==> flow/design.v <==
module invert (input wire i, output wire o);
   assign o = !i;
endmodule
module and2 (input wire i0, i1, output wire o);
  assign o = i0 & i1;
endmodule
module or2 (input wire i0, i1, output wire o);
  assign o = i0 | i1;
endmodule
module xor2 (input wire i0, i1, output wire o);
  assign o = i0 ^ i1;
endmodule
module and3 (input wire i0, i1, i2, output wire o);
   wire t;
   and2 and2_0 (i0, i1, t);
   and2 and2_1 (i2, t, o);
endmodule
module or3 (input wire i0, i1, i2, output wire o);
   wire t;
   or2 or2_0 (i0, i1, t);
   or2 or2_1 (i2, t, o);
endmodule
module xor3 (input wire i0, i1, i2, output wire o);
   wire t;
   xor2 xor2_0 (i0, i1, t);
   xor2 xor2_1 (i2, t, o);
endmodule
module and5(input wire i0, i1, i2, i3, i4, output wire o);
  wire t1;
  and3 a1(i0,i1,i2,t1);
  and3 a2(i3,i4,t1,o);
endmodule
module or5(input wire i0, i1, i2, i3, i4, output wire o);
  wire t1;
  or3 o1(i0,i1,i2,t1);
  or3 o2(i3,i4,t1,o);
endmodule
module mux2 (input wire i0, i1, j, output wire o);
  assign o = (j==0)?i0:i1;
endmodule
module mux4 (input wire [0:3] i, input wire j1, j0, output wire o);
  wire  t0, t1;
  mux2 mux2_0 (i[0], i[1], j0, t0);
  mux2 mux2_1 (i[2], i[3], j0, t1);
  mux2 mux2_2 (t0, t1, j1, o);
endmodule
module mux8 (input wire [0:7] i, input wire j2, j1, j0, output wire o);
  wire  t0, t1;
  mux4 mux4_0 (i[0:3], j1, j0, t0);
  mux4 mux4_1 (i[4:7], j1, j0, t1);
  mux2 mux2_0 (t0, t1, j2, o);
endmodule
module mux16 (input wire [0:15] i, input wire j3, j2, j1, j0, output wire o);
  wire  t0, t1;
  mux8 mux8_0 (i[0:7], j2, j1, j0, t0);
  mux8 mux8_1 (i[8:15], j2, j1, j0, t1);
  mux2 mux2_0 (t0, t1, j3, o);
endmodule
module demux2 (input wire i, j, output wire o0, o1);
  assign o0 = (j==0)?i:1'b0;
  assign o1 = (j==1)?i:1'b0;
endmodule
module demux4 (input wire i, input wire j1, j0, output wire [0:3] o);
  wire  t0, t1;
  demux2 demux2_0 (i, j1, t0, t1);
  demux2 demux2_1 (t0, j0, o[0], o[1]);
  demux2 demux2_2 (t1, j0, o[2], o[3]);
endmodule
module demux8 (input wire i, j2, j1, j0, output wire [0:7] o);
  wire  t0, t1;
  demux2 demux2_0 (i, j2, t0, t1);
  demux4 demux4_0 (t0, j1, j0, o[0:3]);
  demux4 demux4_1 (t1, j1, j0, o[4:7]);
endmodule
module demux16 (input wire i, j3, j2, j1, j0, output wire [0:15] o);
  wire  t0, t1;
  demux2 demux2_0 (i, j3, t0, t1);
  demux8 demux4_0 (t0, j2, j1, j0, o[0:7]);
  demux8 demux4_1 (t1, j2, j1, j0, o[8:15]);
endmodule
module df (input wire clk, in, output wire out);
  reg df_out;
  always@(posedge clk) df_out <= in;
  assign out = df_out;
endmodule
module dfr (input wire clk, reset, in, output wire out);
  wire reset_, df_in;
  invert invert_0 (reset, reset_);
  and2 and2_0 (in, reset_, df_in);
  df df_0 (clk, df_in, out);
endmodule
module dfr16 (input wire clk,reset, input wire [15:0] in, output wire [15:0] out);
  dfr d0(clk,reset, in[0], out[0]);
  dfr d1(clk,reset, in[1], out[1]);
  dfr d2(clk,reset, in[2], out[2]);
  dfr d3(clk,reset, in[3], out[3]);
  dfr d4(clk,reset, in[4], out[4]);
  dfr d5(clk,reset, in[5], out[5]);
  dfr d6(clk,reset, in[6], out[6]);
  dfr d7(clk,reset, in[7], out[7]);
  dfr d8(clk,reset, in[8], out[8]);
  dfr d9(clk,reset, in[9], out[9]);
  dfr d10(clk,reset, in[10], out[10]);
  dfr d11(clk,reset, in[11], out[11]);
  dfr d12(clk,reset, in[12], out[12]);
  dfr d13(clk,reset, in[13], out[13]);
  dfr d14(clk,reset, in[14], out[14]);
  dfr d15(clk,reset, in[15], out[15]);
endmodule
module dfrl (input wire clk, reset, load, in, output wire out);
  wire _in;
  mux2 mux2_0(out, in, load, _in);
  dfr dfr_1(clk, reset, _in, out);
endmodule
module ha(input wire i0, i1, output wire sum, cout);
  xor2 _i0(i0, i1, sum);
  and2 _i1(i0, i1, cout);
endmodule
module fa (input wire i0, i1, cin, output wire sum, cout);
   wire t0, t1, t2;
   xor3 _i0 (i0, i1, cin, sum);
   and2 _i1 (i0, i1, t0);
   and2 _i2 (i1, cin, t1);
   and2 _i3 (cin, i0, t2);
   or3 _i4 (t0, t1, t2, cout);
endmodule
module addsub (input wire addsub, i0, i1, cin, output wire sumdiff, cout);
  wire t;
  fa _i0 (i0, t, cin, sumdiff, cout);
  xor2 _i1 (i1, addsub, t);
endmodule
module bin_counter(input wire clk, reset, in, output wire[3:0] out);
    wire[3:0] t0,t1;
    dfrl d0(clk,reset,in,t0[0],out[0]);
    dfrl d1(clk,reset,in,t0[1],out[1]);
    dfrl d2(clk,reset,in,t0[2],out[2]);
    dfrl d3(clk,reset,in,t0[3],out[3]);
    ha h0(out[0],in,t0[0],t1[0]);
    ha h1(out[1],t1[0],t0[1],t1[1]);
    ha h2(out[2],t1[1],t0[2],t1[2]);
    ha h3(out[3],t1[2],t0[3],t1[3]);
endmodule
module reg_file_slice (input wire clk, reset, wr, rd, input wire [3:0] rd_addr, wr_addr, input wire d_in, output wire d_out);
	wire [0:15] t1,t2;
	wire t3;
	demux16 dm1(wr, wr_addr[3], wr_addr[2], wr_addr[1], wr_addr[0], t1);
	dfrl d0 (clk,reset,t1[0] ,d_in,t2[0]);
	dfrl d1 (clk,reset,t1[1] ,d_in,t2[1]);
	dfrl d2 (clk,reset,t1[2] ,d_in,t2[2]);
	dfrl d3 (clk,reset,t1[3] ,d_in,t2[3]);
	dfrl d4 (clk,reset,t1[4] ,d_in,t2[4]);
	dfrl d5 (clk,reset,t1[5] ,d_in,t2[5]);
	dfrl d6 (clk,reset,t1[6] ,d_in,t2[6]);
	dfrl d7 (clk,reset,t1[7] ,d_in,t2[7]);
	dfrl d8 (clk,reset,t1[8] ,d_in,t2[8]);
	dfrl d9 (clk,reset,t1[9] ,d_in,t2[9]);
	dfrl d10(clk,reset,t1[10],d_in,t2[10]);
	dfrl d11(clk,reset,t1[11],d_in,t2[11]);
	dfrl d12(clk,reset,t1[12],d_in,t2[12]);
	dfrl d13(clk,reset,t1[13],d_in,t2[13]);
	dfrl d14(clk,reset,t1[14],d_in,t2[14]);
    dfrl d15(clk,reset,t1[15],d_in,t2[15]);
	mux16 m1(t2, rd_addr[3], rd_addr[2], rd_addr[1], rd_addr[0], t3);
	and2 a1(t3, rd, d_out);
endmodule
module full_empty(input wire[3:0] front,rear, output wire full, empty);
	wire [3:0] t,out;
	wire t1,t2;
	addsub as1(1, front[0], rear[0], 1, out[0], t[0]);
	addsub as2(1, front[1], rear[1], t[0], out[1], t[1]);
	addsub as3(1, front[2], rear[2], t[1], out[2], t[2]);
	addsub as4(1, front[3], rear[3], t[2], out[3], t[3]);
	invert i1(t[3],t1);
	and5 a1(out[0],out[1],out[2],out[3],1'b1,full);
	or5 o1(out[0],out[1],out[2],out[3],t1,t2);
	invert i2(t2,empty);
endmodule
module memory(input wire clk, reset, wr, rd, input wire[3:0] wr_addr, rd_addr, input wire[15:0] d_in, output wire[15:0] d_out);
	reg_file_slice r0 (clk,reset,wr,rd,rd_addr,wr_addr,d_in[0], d_out[0]);
	reg_file_slice r1 (clk,reset,wr,rd,rd_addr,wr_addr,d_in[1], d_out[1]);
	reg_file_slice r2 (clk,reset,wr,rd,rd_addr,wr_addr,d_in[2], d_out[2]);
	reg_file_slice r3 (clk,reset,wr,rd,rd_addr,wr_addr,d_in[3], d_out[3]);
	reg_file_slice r4 (clk,reset,wr,rd,rd_addr,wr_addr,d_in[4], d_out[4]);
	reg_file_slice r5 (clk,reset,wr,rd,rd_addr,wr_addr,d_in[5], d_out[5]);
	reg_file_slice r6 (clk,reset,wr,rd,rd_addr,wr_addr,d_in[6], d_out[6]);
	reg_file_slice r7 (clk,reset,wr,rd,rd_addr,wr_addr,d_in[7], d_out[7]);
	reg_file_slice r8 (clk,reset,wr,rd,rd_addr,wr_addr,d_in[8], d_out[8]);
	reg_file_slice r9 (clk,reset,wr,rd,rd_addr,wr_addr,d_in[9], d_out[9]);
	reg_file_slice r10(clk,reset,wr,rd,rd_addr,wr_addr,d_in[10],d_out[10]);
	reg_file_slice r11(clk,reset,wr,rd,rd_addr,wr_addr,d_in[11],d_out[11]);
	reg_file_slice r12(clk,reset,wr,rd,rd_addr,wr_addr,d_in[12],d_out[12]);
	reg_file_slice r13(clk,reset,wr,rd,rd_addr,wr_addr,d_in[13],d_out[13]);
	reg_file_slice r14(clk,reset,wr,rd,rd_addr,wr_addr,d_in[14],d_out[14]);
	reg_file_slice r15(clk,reset,wr,rd,rd_addr,wr_addr,d_in[15],d_out[15]);
endmodule
module fifo(input wire clk,reset,wr,rd, input wire[15:0] d_in, output wire full,empty, output wire[15:0] d_out);
	wire[3:0] front,rear;
	wire[15:0] t;
	wire front_inc,rear_inc,full_,empty_;
	full_empty f0(front,rear,full,empty);
	invert i0(full,full_);
	invert i1(empty,empty_);
	and2 a1(wr,full_,front_inc);
	bin_counter bc0(clk,reset,front_inc,front);
	and2 a2(rd,empty_,rear_inc);
	bin_counter bc1(clk,reset,rear_inc,rear);
	memory m0(clk, reset, front_inc, rear_inc, front, rear, d_in, t);
	dfr16 d0(clk, reset, t, d_out);
endmodule
* From RTL to reports: fifo
Tool output for the design above, in the order of the flow. Line numbers count from 1 in the design file above. Operators: Yosys type, input widths -> output width; for muxes data width and select width s. Library cell names are shortened. The mark -- stands for no value.
Inputs: top module fifo, clock port clk, cell library sky130hd, library corner tt_025C_1v80

* After elaboration
Counts by Yosys on the flattened word-level netlist (proc, flatten, opt, wreduce; memories kept). Register bits leave out memories and registers merged into their read ports (data or address); mux counts leave out enables and synchronous resets folded into registers. Print and check cells are left out. Cells with the same type and inputs are merged into one.
Word-level totals: latch bits 0, word width x clocked read ports 0, output and inout bits 18, elaborated cells 1167, memory bits (read-only) 0, bits in writable memories 0, bits of input ports 20, memories kept 0, register bits 280
Operators by class: div/mod/pow operators 0, muxes and demuxes 534, equality and inequality tests 0, $add $sub $neg 0, shifts and indexed selects 0, bitwise operators 349, multiply operators 0, $lt $le $gt $ge 0, reduce/logical cells 4
Operator list (number):
- $mux 1 | 534
- $and 1x1->1 | 317
- $xor 1x1->1 | 15
- $or 1x1->1 | 12
- $not 1->1 | 5
- $logic_not 1->1 | 4

* Longest topological paths
Depth = most cells in a row (Yosys ltp): at word level without a register or memory, in the mapped netlist without a sequential cell, where the memories' decode and read muxes count.
Depth: depth after elaboration 23, ABC_AREA 1, depth in mapped cells 20

* Mapped cells and area
Yosys stat after the flow's synthesis: flattened, memories mapped to cells. It holds for the ABC_AREA given above (unset counts as 0); a run with the other value may have another netlist.
Cells by type:
- dfxtp_1 | number 280, area in all 5.61E+03 µm²
- nand3_1 | number 404, area in all 2.02E+03 µm²
- nand2_1 | number 520, area in all 1.95E+03 µm²
- a21oi_1 | number 306, area in all 1.53E+03 µm²
- nor2_1 | number 300, area in all 1126.08 µm²
- buf_2 | number 81, area in all 405.389 µm²
- buf_4 | number 35, area in all 262.752 µm²
- clkbuf_1 | number 60, area in all 225.216 µm²
- buf_6 | number 19, area in all 213.955 µm²
- inv_1 | number 45, area in all 168.912 µm²
- ha_1 | number 7, area in all 87.584 µm²
- o21ai_0 | number 16, area in all 80.077 µm²
- nor2_4 | number 7, area in all 78.826 µm²
- buf_1 | number 20, area in all 75.072 µm²
- fa_1 | number 3, area in all 60.058 µm²
- a211oi_1 | number 4, area in all 30.029 µm²
- nand4_1 | number 4, area in all 25.024 µm²
- clkinv_1 | number 3, area in all 11.261 µm²
Not listed: further types 3, cells in them 4.
Synthesis totals: flip-flop cells 280, chip area (Yosys) 0.0139797 mm², sequential area 0.0056054 mm², cell count 2118

* Worst setup path after synthesis
Path of least setup slack by OpenSTA after synthesis, without wires, with an ideal clock, recovery checks aside; 20% of the period is set as input and as output delay. Where synthesis merged equal registers, the netlist keeps one of their names.
Timing post-synthesis: kind register to output, start register bc0.d0.dfr_1.df_0.df_out, end output full, output delay 1.000 ns, delay of the path 2.686 ns, slack 1.314 ns, launch time at the first pin 0.000 ns, clock period 5.0 ns, data arrival time 2.686 ns, buffers on the path 3, stages 14, required time 4.000 ns, synthesis period reached 3.686 ns
"delay of the path" = arrival - input delay + setup time. A path that ends at an output port has no setup time. "stages" counts driving pins, that of a launching flip-flop among them; a cell with two outputs on the path counts twice. "synthesis period reached" is the clock period less the worst setup slack; recovery checks do not enter. This is arithmetic on one report: input and output delays are still those of the set period (20% each). The rows between start and end are the longest chain of elaborated cells between them; the timing report does not say that the signal goes this way. Where chains are equally long, one stands for them. Each line given opens the expression or statement behind the cell; cells for indexed reads and writes are added by Yosys, which also makes memories of some case tables.
On the way, post-synthesis: cells stage by stage dfxtp_1 > buf_2 > inv_2 > clkbuf_1 > buf_2 > ha_1 > inv_1 > fa_1 > fa_1 > inv_1 > fa_1 > nor2_1 > nand2_2 > inv_1, length of the longest elaborated chain 11, elaborated cells on any way between the ends 19, source lines of those cells 3, those cells by class logic: 19
Ends and longest elaborated chain, post-synthesis:
- start, declared | RTL line 82 | reg df_out;
- start, assigned | RTL line 83 | always@(posedge clk) df_out <= in;
- $and 1x1->1 | RTL line 5 | assign o = i0 & i1;
- $or 1x1->1 (2 in a row) | RTL line 8 | assign o = i0 | i1;
- $and 1x1->1 | RTL line 5
- $or 1x1->1 (2 in a row) | RTL line 8
- $and 1x1->1 | RTL line 5
- $or 1x1->1 (2 in a row) | RTL line 8
- $xor 1x1->1 | RTL line 11 | assign o = i0 ^ i1;
- $and 1x1->1 | RTL line 5
- end, declared | RTL line 196 | module fifo(input wire clk,reset,wr,rd, input wire[15:0] d_in, output wire full,empty, output wire[15:0] d_out ...

* Path in the finished layout
From the final timing report of stored run 1: the path of least setup slack in the routed layout; clock arrival at registers is part of the times.
Timing post-layout: kind register to output, start register bc0.d0.dfr_1.df_0.df_out, end output full, data arrival time 3.84 ns, clock period 5.0 ns, output delay 1.00 ns, stages 14, slack 0.16 ns, required time 4.00 ns, buffers on the path 3, launch time at the first pin 0.52 ns
The rows between start and end are the longest chain of elaborated cells between them; the timing report does not say that the signal goes this way. Where chains are equally long, one stands for them.
On the way, post-layout: cells stage by stage dfxtp_1 > buf_2 > inv_4 > clkbuf_4 > ha_1 > inv_1 > fa_1 > fa_1 > inv_1 > fa_1 > nor2_1 > nand2_2 > inv_1 > clkdlybuf4s50_1, length of the longest elaborated chain 11, elaborated cells on any way between the ends 19, source lines of those cells 3, those cells by class logic: 19
Ends and longest elaborated chain, post-layout:
- start, declared | RTL line 82 | reg df_out;
- start, assigned | RTL line 83 | always@(posedge clk) df_out <= in;
- $and 1x1->1 | RTL line 5 | assign o = i0 & i1;
- $or 1x1->1 (2 in a row) | RTL line 8 | assign o = i0 | i1;
- $and 1x1->1 | RTL line 5
- $or 1x1->1 (2 in a row) | RTL line 8
- $and 1x1->1 | RTL line 5
- $or 1x1->1 (2 in a row) | RTL line 8
- $xor 1x1->1 | RTL line 11 | assign o = i0 ^ i1;
- $and 1x1->1 | RTL line 5
- end, declared | RTL line 196 | module fifo(input wire clk,reset,wr,rd, input wire[15:0] d_in, output wire full,empty, output wire[15:0] d_out ...

Appendix: measured runs

Record of 4 stored runs of the RTL-to-layout flow on fifo, platform sky130hd. The runs are unordered. Constraints: input delay and output delay 20% of the set period each, output load 0.01 pF.
"reached clock period" is the run's clock period less its worst setup slack. It is reckoned from that one timing run; input and output delays stay at 20% of the period that was set.
"worst setup path time" means the part of the period allowed to the worst setup path (the constraints hold back 20% at inputs and 20% at outputs) less its slack; where the path has registers, the arrival times of their clocks count too.
"total power of the final layout": no workload was simulated; the value follows from the tool's default switching activity.

* Stored run 1 | settings: ABC_AREA 1; CAP_MARGIN 25; CELL_PAD_IN_SITES_DETAIL_PLACEMENT 0; CORE_UTILIZATION 40; CTS_CLUSTER_SIZE 44; GPL_TIMING_DRIVEN 0; MAX_ROUTING_LAYER met4; PLACE_DENSITY 0.6; SLEW_MARGIN 35; TNS_END_PERCENT 60; period_ns 5.0; CORE_MARGIN 2 | results: netlist area reported by Yosys 0.0139797 mm²; die outline area 0.03646 mm²; std-cell area (final layout) 0.0159978 mm²; lowest setup slack 0.162 ns; total negative slack on setup checks 0.000 ns; total power of the final layout 6,902 µW; reached clock period 4.838 ns; worst setup path time 3.84 ns; worst setup path kind register to output
* Stored run 2 | settings: CELL_PAD_IN_SITES_DETAIL_PLACEMENT 1; CORE_ASPECT_RATIO 0.5; CORE_MARGIN 3; CORE_UTILIZATION 42; MIN_ROUTING_LAYER met2; PLACE_DENSITY_LB_ADDON 0.05; period_ns 5.0; CAP_MARGIN 20; SLEW_MARGIN 20 | results: netlist area reported by Yosys 0.0122342 mm²; die outline area 0.0313374 mm²; std-cell area (final layout) 0.0132852 mm²; lowest setup slack 0.374 ns; total negative slack on setup checks 0.000 ns; total power of the final layout 5,026 µW; reached clock period 4.626 ns; worst setup path time 3.63 ns; worst setup path kind register to output
* Stored run 3 | settings: ABC_AREA 1; CELL_PAD_IN_SITES_GLOBAL_PLACEMENT 0; CORE_MARGIN 3; CORE_UTILIZATION 17; CTS_CLUSTER_SIZE 84; PLACE_DENSITY 0.95; SLEW_MARGIN 40; TNS_END_PERCENT 90; period_ns 2.62; CAP_MARGIN 20 | results: netlist area reported by Yosys 0.0139797 mm²; die outline area 0.0857113 mm²; std-cell area (final layout) 0.0203445 mm²; lowest setup slack -0.968 ns; total negative slack on setup checks -151.186 ns; total power of the final layout 13,649 µW; reached clock period 3.588 ns; worst setup path time 3.59 ns; worst setup path kind register to register
* Stored run 4 | settings: CAP_MARGIN 20; CORE_ASPECT_RATIO 1.74; CORE_UTILIZATION 51; MAX_ROUTING_LAYER met4; MIN_ROUTING_LAYER met1; PLACE_DENSITY_LB_ADDON 0.28; SLEW_MARGIN 20; period_ns 4.52; CORE_MARGIN 2 | results: netlist area reported by Yosys 0.0122342 mm²; die outline area 0.0252914 mm²; std-cell area (final layout) 0.013045 mm²; lowest setup slack 0.257 ns; total negative slack on setup checks 0.000 ns; total power of the final layout 5,244 µW; reached clock period 4.263 ns; worst setup path time 3.36 ns; worst setup path kind register to output
